==> flow/design.v <==
module ExtendMUX(
	 input[23:0] in,
	 input[1:0] ImmSrc,
	 output reg[31:0] ExtImm
	 );
	integer i;
	always @ (*)
	begin
		case(ImmSrc)
		2'b00:  
		begin
			ExtImm[7:0] = in[7:0];
			for(i=8;i<32;i=i+1)
				ExtImm[i] = in[7];
		end
		2'b01: 
		begin
			ExtImm[11:0] = in[11:0];
			for(i=12;i<32;i=i+1)
				ExtImm[i] = 'b0;
		end
		2'b10:  
		begin
			ExtImm[1:0] = 2'b00;
			ExtImm[25:2] = in[23:0];
			for(i=26;i<32;i=i+1)
				ExtImm[i] = in[23];
		end
		default:
			ExtImm = 'h00000000;
		endcase
	end
endmodule
module RegisterFile(
	input clk,
	input reset,
	input we,
	input RegSrcW,
	input[1:0] RegSrc,
	input[3:0] addr1,
	input[3:0] addr2,
	input[3:0] addr3,
	input[3:0] waddr,
	input[31:0] wdata,
	input[31:0] pcin,
	output reg[31:0] data1,
	output reg[31:0] data2,
	output reg[31:0] data3,
	output[31:0] pcout
	);
	reg[31:0] registers[15:0];
	integer idx;
	assign pcout = registers[15] + 32'd4;
	always @ (negedge clk)
	begin
		if (reset)
		begin
			for(idx=0; idx<=15; idx=idx+1) begin
				registers[idx] <= 'h00000000;
			end
		end
		else
		  begin
			if(we)
					registers[waddr] <= wdata;
		    if (RegSrcW == 1'b1) registers[15] <= pcin;
			else if (waddr != 4'b1111)
			    registers[15] <= pcin;	
		end
	end
	always @ (posedge clk)
	begin
		if (reset)
		begin
			data1 <= 'h00000000;
			data2 <= 'h00000000;
		end
		else
	    begin
			if (addr1 == 15) begin
				data1 <= registers[15] +32'd8;
			end
			else begin
				if(RegSrc[0] != 1'b1)
					data1 <= registers[addr1];
				else
					data1 <= registers[15] + 32'd8;
			end
			if (addr2 == 15) begin
				data2 <= registers[15] + 32'd8;
			end
			else
			begin
					data2 <= registers[addr2];
			end
			if (addr3 == 15) begin
				data3 <= registers[15] + 32'd8;
			end
			else begin
				data3 <= registers[addr3];
			end
		end
	end
endmodule
module armreduced(
	input clk,
	input reset,
	output[31:0] pc,
	input[31:0] inst,
	input nIRQ,
	output[3:0] be,
	output[31:0] memaddr,
	output memwrite,
	output memread,
	output[31:0] writedata,
	input[31:0] readdata
	);
	wire PCSrcD, PCSrcE, PCSrcM, PCSrcW;
	wire RegWriteD, RegWriteE, RegWriteM, RegWriteW;
	wire MemtoRegD, MemtoRegE, MemtoRegM, MemtoRegW;
	wire MemWriteD, MemWriteE, MemWriteM;
	wire [3:0] ALUControlD, ALUControlE;
	wire BranchD, BranchE, BranchTakenE;
	wire ALUSrcD, ALUSrcE;
	wire FlagWriteD, FlagWriteE;
	wire [1:0] ImmSrcD;
	wire [1:0] RegSrcD;
	wire [3:0] condE;
	wire condEx;
	wire [3:0] NZCV, FlagsE;
	wire newPCSrcE, newRegWriteE, newMemWriteE;
	wire [3:0] ALUFlags;
	wire InvalidRegD, InvalidRegE;
	wire StallF, StallD;
	wire FlushD, FlushE;
	wire FlushCtrlD;
	wire [1:0] ForwardAE, ForwardBE;
	wire[31:0] PCPlus4F, PCBranch;
	wire[31:0] NextPC;
	wire [31:0] PCF;
	wire [31:0] ResultW;
	assign be = 4'b1111;
	assign PCBranch = ALUResultE;
	assign NextPC = (BranchTakenE == 1'b1) ? PCBranch : (PCSrcW == 1'b1) ? ResultW : PCPlus4F;
	RegisterWBIF _RegisterWBIF(.clk(clk), .en(~StallF), .PC(NextPC), .PCF(PCF), .reset(reset));
	wire [31:0] instF;
	wire [31:0] instD;
	assign pc = PCF;
	assign PCPlus4F = PCF + 32'd4;
	RegisterIFID _RegisterIFID(.instF(inst), .clk(clk), .clr(FlushD), .en(~StallD), .instD(instD), .reset(reset));
	wire [1:0] OpcodeD;
	wire [3:0] ReadAddr1, ReadAddr2, WriteAddr, WA3D;
	wire [31:0] ReadData1, ReadData2, ReadData3;
	assign OpcodeD = instD[27:26];
	assign ReadAddr1 = instD[19:16];
	assign ReadAddr2 = (RegSrcD[1] == 1'b0) ? instD[3:0] : instD[15:12];
	assign WA3D = instD[15:12];
	ctrlSig _ctrlSig(.op(OpcodeD), .funct(instD[25:20]), .ALUOp(ALUControlD), .ImmSrc(ImmSrcD), .RegSrc(RegSrcD),  
		.PCSrc(PCSrcD), .RegWrite(RegWriteD), .MemWrite(MemWriteD), .MemtoReg(MemtoRegD), 
		.ALUSrc(ALUSrcD), .Svalue(FlagWriteD), .Branch(BranchD), .InvalidReg(InvalidRegD));
	wire newPCSrcD;
	assign newPCSrcD = (instD[15:12] == 4'b1111 && instD[24:21] == 4'b1101) ? 1'b1 : 1'b0;
	wire[31:0] pcoutD, pcoutE, pcoutM, pcoutW;	
	RegisterFile _RegisterFile(.clk(clk), .reset(reset), .we(RegWriteW), .RegSrcW(RegSrcW), .RegSrc(RegSrcD), 
		.addr1(ReadAddr1), .addr2(ReadAddr2), .addr3(WA3D), .waddr(WA3W), .wdata(ResultW), .pcin(PCF), 
		.data1(ReadData1), .data2(ReadData2), .data3(ReadData3), .pcout(pcoutD));
    wire IsReadAddr1_ValidD; 
    wire IsReadAddr2_ValidD;  
    assign IsReadAddr1_ValidD = ((instD[25:21] == 4'b1101 && OpcodeD == 2'b00) || BranchD)?  1'b0 : 1'b1;
    assign IsReadAddr2_ValidD = ( RegSrcD[1] == 1'b0 || (OpcodeD == 2'b01 && instD[20] == 1'b1 ) || (instD[25:21] ==4'b1101 &&
    OpcodeD == 2'b00)) ? 1'b1 : 1'b0;
	wire [31:0] ExtImmD;
	ExtendMUX _ExtendMUX(.in(instD[23:0]), .ImmSrc(ImmSrcD), .ExtImm(ExtImmD));
    wire RegSrcE;
	wire [1:0] OpcodeE;
    wire [3:0] ReadAddr1E, ReadAddr2E;
    wire [31:0] ReadData1E, ReadData2E;
    wire [3:0] WA3E, newWA3E;
    wire [31:0] ExtImmE;
	RegisterIDEXE _RegisterIDEXE(.ReadAddr1D(ReadAddr1), .ReadAddr2D(ReadAddr2), .OpcodeD(OpcodeD),
		.PCSrcD(newPCSrcD), .RegWriteD(RegWriteD), .MemtoRegD(MemtoRegD), .MemWriteD(MemWriteD),
        .ALUControlD(ALUControlD),.BranchD(BranchD),.ALUSrcD(ALUSrcD),.FlagWriteD(FlagWriteD),
		.CondD(instD[31:28]),.FlagsD(NZCV), .RegSrcD(RegSrcD[0]),
		.ReadData1D(ReadData1), .ReadData2D(ReadData2), .WriteAddress3D(WA3D),
		.ExtImmD(ExtImmD), .IsReadAddr1_ValidD(IsReadAddr1_ValidD), .IsReadAddr2_ValidD(IsReadAddr2_ValidD),
		.pcoutD(pcoutD), .clk(clk), .clr(FlushE), .reset(reset), .flushCtrlSig(FlushCtrlD),
        .ReadAddr1E(ReadAddr1E), .ReadAddr2E(ReadAddr2E), .OpcodeE(OpcodeE),
		.PCSrcE(PCSrcE),.RegWriteE(RegWriteE), .MemtoRegE(MemtoRegE),.MemWriteE(MemWriteE),
		.ALUControlE(ALUControlE),.BranchE(BranchE),.ALUSrcE(ALUSrcE), .FlagWriteE(FlagWriteE),
		.condE(condE),.FlagsE(FlagsE), .RegSrcE(RegSrcE),
		.ReadData1E(ReadData1E),.ReadData2E(ReadData2E),.WriteAddress3E(WA3E),
		.ExtImmE(ExtImmE), .IsReadAddr1_ValidE(IsReadAddr1_ValidE), .IsReadAddr2_ValidE(IsReadAddr2_ValidE), .pcoutE(pcoutE)
    );
	wire [31:0] WriteDataE, ALUResultE;
    wire [31:0] SrcAE,SrcBE; 
    wire IsReadAddr1_ValidE, IsReadAddr2_ValidE;
    assign  newWA3E = (BranchTakenE) ? 4'd14 : WA3E;
    assign SrcAE = (ForwardAE == 2'b00) ? ReadData1E : (ForwardAE == 2'b01) ? ResultW : ALUOutM;
    assign WriteDataE = (ForwardBE == 2'b00) ? ReadData2E :(ForwardBE == 2'b01) ? ResultW : ALUOutM;
    assign SrcBE = (ALUSrcE == 1'b0) ? WriteDataE : ExtImmE;
    ALU32bit _ALU32bit (.SrcA(SrcAE), .SrcB(SrcBE), .ALUOp(ALUControlE), .ALUResult(ALUResultE), .ALUFlags(ALUFlags));
	conditionUnit _conditionUnit(.FlagWriteE(FlagWriteE), .condE(condE), .FlagsE(FlagsE), .ALUFlags(ALUFlags), 
		.NZCV(NZCV), .condEx(condEx));
	assign BranchTakenE = BranchE & condEx;
    assign newPCSrcE = PCSrcE & condEx;
    assign newRegWriteE = RegWriteE & condEx;
    assign newMemWriteE = MemWriteE & condEx;
	wire [3:0] WA3M;
    wire [31:0] WriteDataM;
    wire [31:0] ALUOutM;
    wire RegSrcM;
    wire BranchTakenM, BranchTakenW;
    RegisterEXEMEM _RegisterEXEMEM(
		.PCSrcE(newPCSrcE),.RegWriteE(newRegWriteE),.MemtoRegE(MemtoRegE),.MemWriteE(newMemWriteE),
        .clk(clk), .reset(reset),
		.ALUResultE(ALUResultE),.WriteDataE(WriteDataE),.WA3E(newWA3E), .RegSrcE(RegSrcE), .pcoutE(pcoutE), .BranchTakenE(BranchTakenE), 
        .PCSrcM(PCSrcM), .RegWriteM(RegWriteM), .MemtoRegM(MemtoRegM), .MemWriteM(MemWriteM), 
        .WriteDataM(WriteDataM),.ALUOutM(ALUOutM), .WA3M(WA3M), .RegSrcM(RegSrcM), .pcoutM(pcoutM), .BranchTakenM(BranchTakenM));
	assign memaddr = ALUOutM;
    assign memread = 1'b1;  
    assign memwrite = MemWriteM;
    assign writedata = WriteDataM;
	wire [31:0] ReadDataW, ALUOutW;
	wire [3:0] WA3W;
	wire RegSrcW;
	RegisterMEMWB _RegisterMEMWB(
		.clk(clk),
		.reset(reset),
		.PCSrcM(PCSrcM),
		.RegWriteM(RegWriteM),
		.MemtoRegM(MemtoRegM),
		.ALUOutM(ALUOutM),
		.ReadDataM(readdata),
		.WA3M(WA3M),
		.RegSrcM(RegSrcM),
		.pcoutM(pcoutM),
		.BranchTakenM(BranchTakenM),
		.PCSrcW(PCSrcW),
		.RegWriteW(RegWriteW),
		.MemtoRegW(MemtoRegW),
		.ReadDataW(ReadDataW),
		.ALUOutW(ALUOutW),
		.WA3W(WA3W),
		.RegSrcW(RegSrcW),
		.pcoutW(pcoutW),
		.BranchTakenW(BranchTakenW));
	assign ResultW = (BranchTakenW) ? pcoutW : (MemtoRegW == 1'b1) ? ReadDataW : ALUOutW;
	StallforControlHazard _StallforControlHazard(.newPCSrcE(newPCSrcE), .PCSrcM(PCSrcM), .PCSrcW(PCSrcW), 
	 .BranchTakenE(BranchTakenE), .FlushD(FlushD), .FlushE(FlushE));
    StallforDataHazard _StallforDataHazard(
		.ReadRegister1(ReadAddr1), .ReadRegister2(ReadAddr2),.WriteRegisterE(WA3E),
		.OpcodeE(OpcodeE), .RegWriteE(RegWriteE), .BranchTakenE(BranchTakenE),
		.StallF(StallF),.StallD(StallD),.FlushCtrlD(FlushCtrlD), .IsReadAddr1_ValidE(IsReadAddr1_ValidE),
		.WriteRegisterW(WA3W), .RegWriteW(RegWriteW));
	ForwardforDataHazard _ForwardforDataHazard(
    	.ReadAddr1E(ReadAddr1E), .ReadAddr2E(ReadAddr2E),
		.WriteAddrM(WA3M),.regWriteM(RegWriteM),
    	.WriteAddrW(WA3W), .regWriteW(RegWriteW), 
		.ForwardAE(ForwardAE), .ForwardBE(ForwardBE),
		.IsReadAddr1_ValidE(IsReadAddr1_ValidE), 
        .IsReadAddr2_ValidE(IsReadAddr2_ValidE) 
		);
endmodule
module RegisterIFID(
    input [31:0] instF,
    input clk,
    input clr,
    input en,
    input reset,
    output reg [31:0] instD
);
    always @(negedge clk) begin
        if (clr)
            instD <= 32'd0;
        else if (reset)
            instD <= 32'd0;
        else if (en)
            instD <= instF;
        else 
            instD <= instD;
    end
endmodule
module RegisterIDEXE(
    input [3:0]ReadAddr1D,
    input [3:0]ReadAddr2D,
    input [1:0]OpcodeD,
    input PCSrcD,
    input RegWriteD,
    input MemtoRegD,
    input MemWriteD,
    input [3:0] ALUControlD,
    input BranchD,
    input ALUSrcD,
    input FlagWriteD,
    input [3:0] CondD,
    input [3:0] FlagsD,
    input RegSrcD,
    input [31:0] ReadData1D,
    input [31:0] ReadData2D,
    input [3:0] WriteAddress3D,
    input [31:0] ExtImmD,
    input flushCtrlSig,
    input InvalidRegD,
    input IsReadAddr1_ValidD,
    input IsReadAddr2_ValidD,
    input [31:0]pcoutD,
    input clk,
    input clr,
    input reset,
    output reg [3:0] ReadAddr1E,
    output reg [3:0] ReadAddr2E,
    output reg [1:0] OpcodeE,
    output reg PCSrcE,
    output reg RegWriteE,
    output reg MemtoRegE,
    output reg MemWriteE,
    output reg [3:0] ALUControlE,
    output reg BranchE,
    output reg ALUSrcE,
    output reg FlagWriteE,
    output reg [3:0] condE,
    output reg [3:0] FlagsE,
    output reg RegSrcE,
    output reg [31:0] ReadData1E,
    output reg [31:0] ReadData2E,
    output reg [3:0] WriteAddress3E,
    output reg [31:0] ExtImmE,
    output reg InvalidRegE,
    output reg IsReadAddr1_ValidE,
    output reg IsReadAddr2_ValidE,
    output reg [31:0] pcoutE
);
    always @(negedge clk) begin
        if (clr) begin
            ReadAddr1E <= 4'b0;
            ReadAddr2E <= 4'b0;
            OpcodeE <= 2'b0;
            PCSrcE <= 1'b0;
            RegWriteE <= 1'b0;
            MemtoRegE <= 1'b0;
            MemWriteE <= 1'b0;
            ALUControlE <= 4'b0000;
            BranchE <= 1'b0;
            ALUSrcE <= 1'b0;
            FlagWriteE <= 1'b0;
            condE <= 4'b0;
            RegSrcE <= 1'b0;
            ReadData1E <= 32'b0;
            ReadData2E <= 32'b0;
            WriteAddress3E <= 4'b0;
            ExtImmE <= 32'b0;
            InvalidRegE <= 1'b0;
            IsReadAddr1_ValidE <= 1'b0; 
            IsReadAddr2_ValidE <= 1'b0;
            pcoutE <= 32'b0;
            FlagsE <= 4'b0000;
        end
        else if (reset) begin
            ReadAddr1E <= 4'b0;
            ReadAddr2E <= 4'b0;
            OpcodeE <= 2'b0;
            PCSrcE <= 1'b0;
            RegWriteE <= 1'b0;
            MemtoRegE <= 1'b0;
            MemWriteE <= 1'b0;
            ALUControlE <= 4'b0000;
            BranchE <= 1'b0;
            ALUSrcE <= 1'b0;
            FlagWriteE <= 1'b0;
            condE <= 4'b0;
            RegSrcE <= 1'b0;
            FlagsE <= 4'b0;
            ReadData1E <= 32'b0;
            ReadData2E <= 32'b0;
            WriteAddress3E <= 4'b0;
            ExtImmE <= 32'b0;
            InvalidRegE <= 1'b0;
            IsReadAddr1_ValidE <= 1'b0; 
            IsReadAddr2_ValidE <= 1'b0;
            pcoutE <= 32'b0;
            FlagsE <= 4'b0000;
		end
        else begin
            if (flushCtrlSig == 1'b1) begin
                PCSrcE <= 1'b0;
                RegWriteE <= 1'b0;
                MemtoRegE <= 1'b0;
                MemWriteE <= 1'b0;
                ALUControlE <= 4'b0000;
                BranchE <= 1'b0;
                ALUSrcE <= 1'b0;
                FlagWriteE <= 1'b0;
                condE <= 4'b0;     
                RegSrcE <= 1'b0;
                InvalidRegE <= 1'b0;   
                IsReadAddr1_ValidE <= 1'b0; 
                IsReadAddr2_ValidE <= 1'b0;
            end
            else begin
                PCSrcE <= PCSrcD;
                RegWriteE <= RegWriteD;
                MemtoRegE <= MemtoRegD;
                MemWriteE <= MemWriteD;
                ALUControlE <= ALUControlD;
                BranchE <= BranchD;
                ALUSrcE <= ALUSrcD;
                FlagWriteE <= FlagWriteD;
                condE <= CondD;
                RegSrcE <= RegSrcD;
                InvalidRegE <= InvalidRegD;
                IsReadAddr1_ValidE <= IsReadAddr1_ValidD; 
                IsReadAddr2_ValidE <= IsReadAddr2_ValidD; 
            end
            ReadAddr1E <= ReadAddr1D;
            ReadAddr2E <= ReadAddr2D;
            OpcodeE <= OpcodeD;
            ReadData1E <= ReadData1D;
            ReadData2E <= ReadData2D;
            WriteAddress3E <= WriteAddress3D;
            ExtImmE <= ExtImmD;
            pcoutE <= pcoutD;
            FlagsE <= FlagsD;
        end
    end
endmodule
module RegisterEXEMEM(
   input PCSrcE,
   input RegWriteE,
   input MemtoRegE,
   input MemWriteE,
   input clk,
   input reset,
   input [31:0] ALUResultE,
   input [31:0] WriteDataE,
   input [3:0] WA3E,
   input RegSrcE,
   input [31:0]pcoutE,
   input BranchTakenE,
   output reg PCSrcM,
   output reg RegWriteM,
   output reg MemtoRegM,
   output reg MemWriteM,
   output reg [3:0] WA3M,
   output reg [31:0] WriteDataM,
   output reg [31:0] ALUOutM,
   output reg RegSrcM,
   output reg [31:0]pcoutM,
   output reg BranchTakenM
   );
   always @ (negedge clk) begin
      if (reset) begin
            PCSrcM <= 1'b0;
            RegWriteM <= 1'b0;
            MemtoRegM <= 1'b0;
            MemWriteM <= 1'b0;
            WA3M <= 4'b0;
            ALUOutM <= 32'b0;
            WriteDataM <= 32'b0;
            RegSrcM <= 1'b0;
            pcoutM <= 32'b0;
            BranchTakenM <= 1'b0;
      end
      else
            PCSrcM <= PCSrcE;
            RegWriteM <= RegWriteE;
            MemtoRegM <= MemtoRegE;
            MemWriteM <= MemWriteE;
            WA3M <= WA3E;
            ALUOutM <= ALUResultE;
            WriteDataM <= WriteDataE;
            RegSrcM <= RegSrcE;
            pcoutM <= pcoutE;
            BranchTakenM <= BranchTakenE;
      end
endmodule
module RegisterMEMWB(
   input clk,
   input reset,
   input PCSrcM,
   input RegWriteM,
   input MemtoRegM,
   input [31:0] ALUOutM,
   input [31:0] ReadDataM,
   input [3:0] WA3M,
   input RegSrcM,
   input [31:0]pcoutM,
   input BranchTakenM,
   output reg PCSrcW,
   output reg RegWriteW,
   output reg MemtoRegW,
   output reg [31:0]ReadDataW,
   output reg [31:0] ALUOutW,
   output reg [3:0] WA3W,
   output reg RegSrcW,
   output reg [31:0]pcoutW,
   output reg BranchTakenW
);
 always @ (negedge clk) begin
      if (reset) begin
            PCSrcW <= 1'b0;
            RegWriteW <= 1'b0;
            MemtoRegW <= 1'b0;
            ReadDataW <= 32'b0;
            ALUOutW <= 32'b0;
            WA3W <= 4'b0;
            RegSrcW <= 1'b0;
            pcoutW <= 32'b0;
            BranchTakenW <= 1'b0;
      end
      else
           PCSrcW <= PCSrcM;
           RegWriteW <= RegWriteM;
           MemtoRegW <= MemtoRegM;
           ReadDataW <= ReadDataM;
           ALUOutW <= ALUOutM;
           WA3W <= WA3M;
           RegSrcW <= RegSrcM;
           pcoutW <= pcoutM;
           BranchTakenW <= BranchTakenM;
      end
endmodule
module RegisterWBIF(
    input clk,
    input en,
    input [31:0] PC,
    input reset,
    output reg [31:0] PCF
);
    always @(negedge clk) begin
		if (reset)
			PCF <= 'h00000000;
        else if (en)
            PCF <= PC;
        else
            PCF <= PCF;
    end
endmodule
module StallforControlHazard(
    input newPCSrcE,
    input PCSrcM,
    input PCSrcW,
    input BranchTakenE,
    output reg FlushD,
    output reg FlushE
);
  always @(*) begin
    if (BranchTakenE == 1'b1) begin
       FlushD = 1'b1;
       FlushE = 1'b1;
    end
    else if (newPCSrcE == 1'b1 || PCSrcM == 1'b1 || PCSrcW == 1'b1) begin
       FlushD = 1'b1;
       FlushE = 1'b1;
    end
    else begin
       FlushD = 1'b0;
       FlushE = 1'b0;
    end
  end
endmodule
module StallforDataHazard(
    input [3:0] ReadRegister1,
    input [3:0] ReadRegister2,
    input [3:0] WriteRegisterE,
    input [3:0] WriteRegisterW,
    input [1:0] OpcodeE,
    input RegWriteE,
    input RegWriteW,
    input BranchTakenE,
    input IsReadAddr1_ValidE,
    output reg StallF,
    output reg StallD,
    output reg FlushCtrlD
);
    always @(*) begin
        if (RegWriteE == 1'b1 && OpcodeE == 2'b01 && (WriteRegisterE == ReadRegister1 || WriteRegisterE == ReadRegister2
    )) begin  
                StallF = 1;  
                StallD = 1;
                FlushCtrlD = 1;
          end
        else if (BranchTakenE == 1'b0 && RegWriteW == 1'b1 && (WriteRegisterW == ReadRegister1 || WriteRegisterW == ReadRegister2))
           begin StallF = 1; StallD = 1; FlushCtrlD = 1;
           end
        else begin
            StallF = 0;
            StallD = 0;
            FlushCtrlD = 0;
        end
    end
endmodule
module ForwardforDataHazard(
    input [3:0] ReadAddr1E,
    input [3:0] ReadAddr2E,
    input InvalidRegE,  
    input [3:0] WriteAddrM,
    input regWriteM,
    input [3:0] WriteAddrW,
    input regWriteW,
    input IsReadAddr1_ValidE, 
    input IsReadAddr2_ValidE, 
    output reg [1:0] ForwardAE,
    output reg [1:0] ForwardBE
);
    wire match1EM;
    wire match1EW;
    wire match2EM;
    wire match2EW;
    assign match1EM = (ReadAddr1E == WriteAddrM) ? 1'b1 : 1'b0;
    assign match1EW = (ReadAddr1E == WriteAddrW) ? 1'b1 : 1'b0;
    assign match2EM = (ReadAddr2E == WriteAddrM) ? 1'b1 : 1'b0;
    assign match2EW = (ReadAddr2E == WriteAddrW) ? 1'b1 : 1'b0;
    always @(*) begin
        begin
            if (match1EM && regWriteM)
                ForwardAE = 2'b10;
            else if (match1EW && regWriteW)
                ForwardAE = 2'b01;
            else
                ForwardAE = 2'b00;
        end
        begin
            if (match2EM && regWriteM)
                ForwardBE = 2'b10;
            else if (match2EW && regWriteW)
                ForwardBE = 2'b01;
            else
                ForwardBE = 2'b00;
        end
    end
endmodule
module ctrlSig(
	input [1:0] op,
	input [5:0] funct,
	output reg [3:0] ALUOp,
	output reg [1:0] ImmSrc,
	output reg [1:0] RegSrc,
	output reg PCSrc,
	output reg RegWrite,
	output reg MemWrite,
	output reg MemtoReg,
	output reg ALUSrc,
	output reg Svalue,
	output reg Branch,
	output reg InvalidReg
	);
	wire [3:0] cmd = funct[4:1];
	wire cmpOnly = (cmd[3:2] == 2'b10);
	always @ (*)
	begin
		ALUOp = 4'b0100;
		ImmSrc = 2'b00;
		RegSrc = 2'b00;
		PCSrc = 1'b0;
		RegWrite = 1'b0;
		MemWrite = 1'b0;
		MemtoReg = 1'b0;
		ALUSrc = 1'b0;
		Svalue = 1'b0;
		Branch = 1'b0;
		InvalidReg = 1'b0;
		case(op)
		2'b00:  
		begin
			ALUOp = cmd;
			ImmSrc = 2'b00;
			ALUSrc = funct[5];
			RegWrite = ~cmpOnly;
			Svalue = funct[0] | cmpOnly;
		end
		2'b01:  
		begin
			ALUOp = funct[3] ? 4'b0100 : 4'b0010;
			ImmSrc = 2'b01;
			ALUSrc = 1'b1;
			RegWrite = funct[0];
			MemtoReg = funct[0];
			MemWrite = ~funct[0];
			RegSrc = {~funct[0], 1'b0};
		end
		2'b10:  
		begin
			ALUOp = 4'b0100;
			ImmSrc = 2'b10;
			ALUSrc = 1'b1;
			RegSrc = 2'b01;
			Branch = 1'b1;
			RegWrite = funct[4];
		end
		default: ;
		endcase
	end
endmodule
module ALU32bit(
	input [31:0] SrcA,
	input [31:0] SrcB,
	input [3:0] ALUOp,
	output reg [31:0] ALUResult,
	output [3:0] ALUFlags
	);
	reg [32:0] sum;
	reg arith;
	reg [31:0] opA, opB;
	always @ (*)
	begin
		arith = 1'b0;
		opA = SrcA;
		opB = SrcB;
		sum = 33'd0;
		case(ALUOp)
		4'b0000, 4'b1000: ALUResult = SrcA & SrcB;        
		4'b0001, 4'b1001: ALUResult = SrcA ^ SrcB;        
		4'b0010, 4'b0110, 4'b1010:                        
		begin
			arith = 1'b1;
			opB = ~SrcB;
			sum = {1'b0, SrcA} + {1'b0, ~SrcB} + 33'd1;
			ALUResult = sum[31:0];
		end
		4'b0011, 4'b0111:                                 
		begin
			arith = 1'b1;
			opA = SrcB;
			opB = ~SrcA;
			sum = {1'b0, SrcB} + {1'b0, ~SrcA} + 33'd1;
			ALUResult = sum[31:0];
		end
		4'b0100, 4'b0101, 4'b1011:                        
		begin
			arith = 1'b1;
			sum = {1'b0, SrcA} + {1'b0, SrcB};
			ALUResult = sum[31:0];
		end
		4'b1100: ALUResult = SrcA | SrcB;                 
		4'b1101: ALUResult = SrcB;                        
		4'b1110: ALUResult = SrcA & ~SrcB;                
		default: ALUResult = ~SrcB;                       
		endcase
	end
	assign ALUFlags[3] = ALUResult[31];
	assign ALUFlags[2] = (ALUResult == 32'd0);
	assign ALUFlags[1] = arith & sum[32];
	assign ALUFlags[0] = arith & (opA[31] == opB[31]) & (ALUResult[31] != opA[31]);
endmodule
module conditionUnit(
	input FlagWriteE,
	input [3:0] condE,
	input [3:0] FlagsE,
	input [3:0] ALUFlags,
	output [3:0] NZCV,
	output reg condEx
	);
	wire N = FlagsE[3];
	wire Z = FlagsE[2];
	wire C = FlagsE[1];
	wire V = FlagsE[0];
	always @ (*)
	begin
		case(condE)
		4'b0000: condEx = Z;                  
		4'b0001: condEx = ~Z;                 
		4'b0010: condEx = C;                  
		4'b0011: condEx = ~C;                 
		4'b0100: condEx = N;                  
		4'b0101: condEx = ~N;                 
		4'b0110: condEx = V;                  
		4'b0111: condEx = ~V;                 
		4'b1000: condEx = C & ~Z;             
		4'b1001: condEx = ~C | Z;             
		4'b1010: condEx = (N == V);           
		4'b1011: condEx = (N != V);           
		4'b1100: condEx = ~Z & (N == V);      
		4'b1101: condEx = Z | (N != V);       
		default: condEx = 1'b1;               
		endcase
	end
	assign NZCV = (FlagWriteE & condEx) ? ALUFlags : FlagsE;
endmodule
Memo
Re: synthesis data of armreduced

* Reports on armreduced
Each step is given for the RTL above and for the edited RTL. "before" refers to lines of the RTL above, "after" to lines of the edited file. "difference" is "after" less "before", of the values as shown; "rel. change" is that difference over "before", in percent. Operators carry their Yosys type and port widths (W data, S select, Z words). Cell names lack the library's common part. A cell with - has no value.
Set-up: design top armreduced, clock input clk, standard-cell library sky130hd, library corner tt_025C_1v80

* The edit
Unified diff, file above to edited file. This change comes from a script, not from a designer. The edited design behaves differently; no optimisation was intended.
begin of diff
@@ -196,5 +196,5 @@
     wire IsReadAddr1_ValidE, IsReadAddr2_ValidE;
     assign  newWA3E = (BranchTakenE) ? 4'd14 : WA3E;
-    assign SrcAE = (ForwardAE == 2'b00) ? ReadData1E : (ForwardAE == 2'b01) ? ResultW : ALUOutM;
+    assign SrcAE = (ForwardAE == 2'b00) ? ReadData1E : ResultW;
     assign WriteDataE = (ForwardBE == 2'b00) ? ReadData2E :(ForwardBE == 2'b01) ? ResultW : ALUOutM;
     assign SrcBE = (ALUSrcE == 1'b0) ? WriteDataE : ExtImmE;
end of diff

* After elaboration
Counts by Yosys on the flattened word-level netlist (proc, flatten, opt, wreduce; memories kept). Print and check cells are left out. Cells with the same type and inputs are merged into one. Yosys's memory passes give these memory sizes; they may raise the number of words (mostly to a power of two), join words into wider ones and drop unused or constant bits.
Operators by class:
- $add $sub $neg | before 8, after 8, difference 0, rel. change 0.00%
- multipliers | before 0, after 0, difference 0
- div/mod/pow operators | before 0, after 0, difference 0
- magnitude comparators | before 0, after 0, difference 0
- equal/unequal tests | before 53, after 52, difference -1, rel. change -1.89%
- shift-type cells | before 0, after 0, difference 0
- muxes and demuxes | before 79, after 78, difference -1, rel. change -1.27%
- bitwise logic cells | before 34, after 34, difference 0, rel. change 0.00%
- reduce/logical cells | before 34, after 34, difference 0, rel. change 0.00%
Operators with widths:
- $mux W32 | before 22, after 21, difference -1, rel. change -4.55%
- $eq A2 B1 Y1 const B | before 5, after 4, difference -1, rel. change -20.00%
- $mux W1 | before 21, after 21, difference 0, rel. change 0.00%
- $eq A4 B4 Y1 const B | before 18, after 18, difference 0, rel. change 0.00%
- $pmux W1 S2 | before 16, after 16, difference 0, rel. change 0.00%
- $and A1 B1 Y1 | before 12, after 12, difference 0, rel. change 0.00%
- $not A1 Y1 | before 11, after 11, difference 0, rel. change 0.00%
- $logic_and A1 B1 Y1 | before 9, after 9, difference 0, rel. change 0.00%
- $eq A4 B3 Y1 const B | before 8, after 8, difference 0, rel. change 0.00%
- $eq A4 B4 Y1 | before 8, after 8, difference 0, rel. change 0.00%
- $reduce_or A2 Y1 | before 7, after 7, difference 0, rel. change 0.00%
- $mux W4 | before 5, after 5, difference 0, rel. change 0.00%
- $or A1 B1 Y1 | before 5, after 5, difference 0, rel. change 0.00%
- $eq A4 B2 Y1 const B | before 4, after 4, difference 0, rel. change 0.00%
- $logic_not A2 Y1 | before 4, after 4, difference 0, rel. change 0.00%
- $logic_or A1 B1 Y1 | before 4, after 4, difference 0, rel. change 0.00%
- $pmux W1 S3 | before 4, after 4, difference 0, rel. change 0.00%
- $reduce_or A3 Y1 | before 4, after 4, difference 0, rel. change 0.00%
- $add A32 B32 Y33 | before 3, after 3, difference 0, rel. change 0.00%
- $eq A2 B2 Y1 const B | before 3, after 3, difference 0, rel. change 0.00%
- $add A32 B3 Y32 const B | before 2, after 2, difference 0, rel. change 0.00%
- $add A33 B1 Y33 const B | before 2, after 2, difference 0, rel. change 0.00%
- $and A32 B32 Y32 | before 2, after 2, difference 0, rel. change 0.00%
- $eq A1 B1 Y1 | before 2, after 2, difference 0, rel. change 0.00%
- $eq A4 B1 Y1 const B | before 2, after 2, difference 0, rel. change 0.00%
- $logic_not A4 Y1 | before 2, after 2, difference 0, rel. change 0.00%
- $mux W2 | before 2, after 2, difference 0, rel. change 0.00%
- $ne A1 B1 Y1 | before 2, after 2, difference 0, rel. change 0.00%
Not every row of either side is listed.
Word-level totals:
- register bits | before 495, after 495, difference 0, rel. change 0.00%
- bits in latches | before 0, after 0, difference 0
- bits in writable memories | before 512, after 512, difference 0, rel. change 0.00%
- memory bits (read-only) | before 0, after 0, difference 0
- memories | before 1, after 1, difference 0, rel. change 0.00%
- input port bits | before 67, after 67, difference 0, rel. change 0.00%
- output and inout port bits | before 102, after 102, difference 0, rel. change 0.00%

* Longest topological paths
Yosys ltp: most cells in a row. Word level: on the elaborated netlist, between registers, memories and ports. Mapped: between sequential cells and ports; inverters and the memories' decode and read muxes count.
Depth:
- word-level depth | before 15, after 15, difference 0, rel. change 0.00%
- ABC_AREA | before 0, after 0
- mapped depth | before 25, after 26, difference +1, rel. change +4.00%
- mapped depth without buffers | before 22, after 22, difference 0, rel. change 0.00%

* Synthesis result
The flow's flattened synthesis, as Yosys stat reports it; memories are mapped. The netlist is that of the ABC_AREA named above (0 if unset); the other value can give another one.
Synthesis totals:
- cells in the netlist | before 5502, after 5409, difference -93, rel. change -1.69%
- mapped area (um^2) | before 53057.1, after 52703.0, difference -354.1, rel. change -0.67%
- area of sequential cells (um^2) | before 25344.3, after 25344.3, difference 0.0, rel. change 0.00%
- flip-flop cells | before 1010, after 1010, difference 0, rel. change 0.00%
- buffers | before 443, after 443, difference 0, rel. change 0.00%
Cell types:
- nand2_1 | before 793, after 684, difference -109, rel. change -13.75%
- and3_1 | before 74, after 162, difference +88, rel. change +118.92%
- and2_1 | before 91, after 17, difference -74, rel. change -81.32%
- nor2_1 | before 794, after 853, difference +59, rel. change +7.43%
- o21ai_0 | before 220, after 170, difference -50, rel. change -22.73%
- a311oi_1 | before 70, after 119, difference +49, rel. change +70.00%
- a21o_1 | before 9, after 44, difference +35, rel. change +388.89%
- mux2i_1 | before 70, after 104, difference +34, rel. change +48.57%
- a21oi_1 | before 247, after 216, difference -31, rel. change -12.55%
- nand3_1 | before 208, after 180, difference -28, rel. change -13.46%
- o211ai_1 | before 53, after 26, difference -27, rel. change -50.94%
- nor3_1 | before 100, after 79, difference -21, rel. change -21.00%
- a2111oi_0 | before 9, after 30, difference +21, rel. change +233.33%
- xor2_1 | before 37, after 57, difference +20, rel. change +54.05%
- or3_1 | before 18, after 38, difference +20, rel. change +111.11%
- buf_2 | before 45, after 30, difference -15, rel. change -33.33%
- a221oi_1 | before 29, after 14, difference -15, rel. change -51.72%
- buf_1 | before 37, after 51, difference +14, rel. change +37.84%
Not every row of either side is listed. By module: a second synthesis without flattening, with its own total; a netlist apart from the flattened one above.
Unflattened totals:
- cells (unflattened synthesis) | before 5290, after 5218, difference -72, rel. change -1.36%
- area (unflattened synthesis) (um^2) | before 60155.2, after 59905.0, difference -250.2, rel. change -0.42%
Each row is one instance without its submodules.
By module, before:
- RegisterFile | instances 1, cells 2387, area 35018.6 um^2, sequential area 17616.9 um^2
- ALU32bit | instances 1, cells 1312, area 8529.4 um^2, sequential area 0.0 um^2
- RegisterIDEXE | instances 1, cells 369, area 4857.2 um^2, sequential area 3303.2 um^2
- armreduced | instances 1, cells 619, area 3877.5 um^2, sequential area 0.0 um^2
- RegisterEXEMEM | instances 1, cells 108, area 2139.6 um^2, sequential area 2122.0 um^2
- RegisterMEMWB | instances 1, cells 107, area 2119.5 um^2, sequential area 2102.0 um^2
- RegisterWBIF | instances 1, cells 104, area 1167.4 um^2, sequential area 640.6 um^2
- RegisterIFID | instances 1, cells 106, area 1159.9 um^2, sequential area 640.6 um^2
- ExtendMUX | instances 1, cells 60, area 360.3 um^2, sequential area 0.0 um^2
- conditionUnit | instances 1, cells 28, area 269.0 um^2, sequential area 0.0 um^2
- ctrlSig | instances 1, cells 31, area 222.7 um^2, sequential area 0.0 um^2
- ForwardforDataHazard | instances 1, cells 32, area 215.2 um^2, sequential area 0.0 um^2
- StallforDataHazard | instances 1, cells 25, area 203.9 um^2, sequential area 0.0 um^2
- StallforControlHazard | instances 1, cells 2, area 15.0 um^2, sequential area 0.0 um^2
By module, after:
- RegisterFile | instances 1, cells 2387, area 35018.6 um^2, sequential area 17616.9 um^2
- ALU32bit | instances 1, cells 1312, area 8529.4 um^2, sequential area 0.0 um^2
- RegisterIDEXE | instances 1, cells 369, area 4857.2 um^2, sequential area 3303.2 um^2
- armreduced | instances 1, cells 547, area 3627.2 um^2, sequential area 0.0 um^2
- RegisterEXEMEM | instances 1, cells 108, area 2139.6 um^2, sequential area 2122.0 um^2
- RegisterMEMWB | instances 1, cells 107, area 2119.5 um^2, sequential area 2102.0 um^2
- RegisterWBIF | instances 1, cells 104, area 1167.4 um^2, sequential area 640.6 um^2
- RegisterIFID | instances 1, cells 106, area 1159.9 um^2, sequential area 640.6 um^2
- ExtendMUX | instances 1, cells 60, area 360.3 um^2, sequential area 0.0 um^2
- conditionUnit | instances 1, cells 28, area 269.0 um^2, sequential area 0.0 um^2
- ctrlSig | instances 1, cells 31, area 222.7 um^2, sequential area 0.0 um^2
- ForwardforDataHazard | instances 1, cells 32, area 215.2 um^2, sequential area 0.0 um^2
- StallforDataHazard | instances 1, cells 25, area 203.9 um^2, sequential area 0.0 um^2
- StallforControlHazard | instances 1, cells 2, area 15.0 um^2, sequential area 0.0 um^2

* Measured runs
Both versions went through the flow (Yosys, OpenROAD) with the same settings in each pair. Constraints: input delay and output delay 20% of the set period each, output load 0.01 pF.
Flow settings, pair 1: period_ns 20.0, CAP_MARGIN 20, CORE_MARGIN 2, CORE_UTILIZATION 40, SLEW_MARGIN 20
Results, pair 1:
- area of the synthesized netlist (um^2) | before 53057.1, after 52703.0, difference -354.1, rel. change -0.67%
- die area (um^2) | before 135571.0, after 134678.0, difference -893.0, rel. change -0.66%
- standard-cell area of the final layout (um^2) | before 63611.0, after 63120.5, difference -490.5, rel. change -0.77%
- post-route utilization | before 0.483, after 0.481, difference -0.002
- worst slack on setup checks (ns) | before 3.208, after 2.985, difference -0.223
- post-route setup TNS (ns) | before 0.000, after 0.000, difference 0.000
- lowest hold slack (ns) | before 0.309, after 0.310, difference +0.001
- power (uW) | before 6895, after 6656, difference -239, rel. change -3.47%
Flow settings, pair 2: ABC_AREA 0, CAP_MARGIN 30, CELL_PAD_IN_SITES_GLOBAL_PLACEMENT 0, CORE_UTILIZATION 46, GPL_TIMING_DRIVEN 0, SLEW_MARGIN 0, period_ns 11.2, CORE_MARGIN 2
Results, pair 2:
- area of the synthesized netlist (um^2) | before 53057.1, after 52703.0, difference -354.1, rel. change -0.67%
- die area (um^2) | before 118075.0, after 117296.0, difference -779.0, rel. change -0.66%
- standard-cell area of the final layout (um^2) | before 65212.5, after 64491.9, difference -720.6, rel. change -1.11%
- post-route utilization | before 0.57, after 0.566, difference -0.004
- worst slack on setup checks (ns) | before 0.048, after 0.151, difference +0.103
- post-route setup TNS (ns) | before 0.000, after 0.000, difference 0.000
- lowest hold slack (ns) | before 0.310, after 0.310, difference 0.000
- power (uW) | before 12883, after 12356, difference -527, rel. change -4.09%
"power" is the tool's figure for a default switching activity; nothing was simulated.
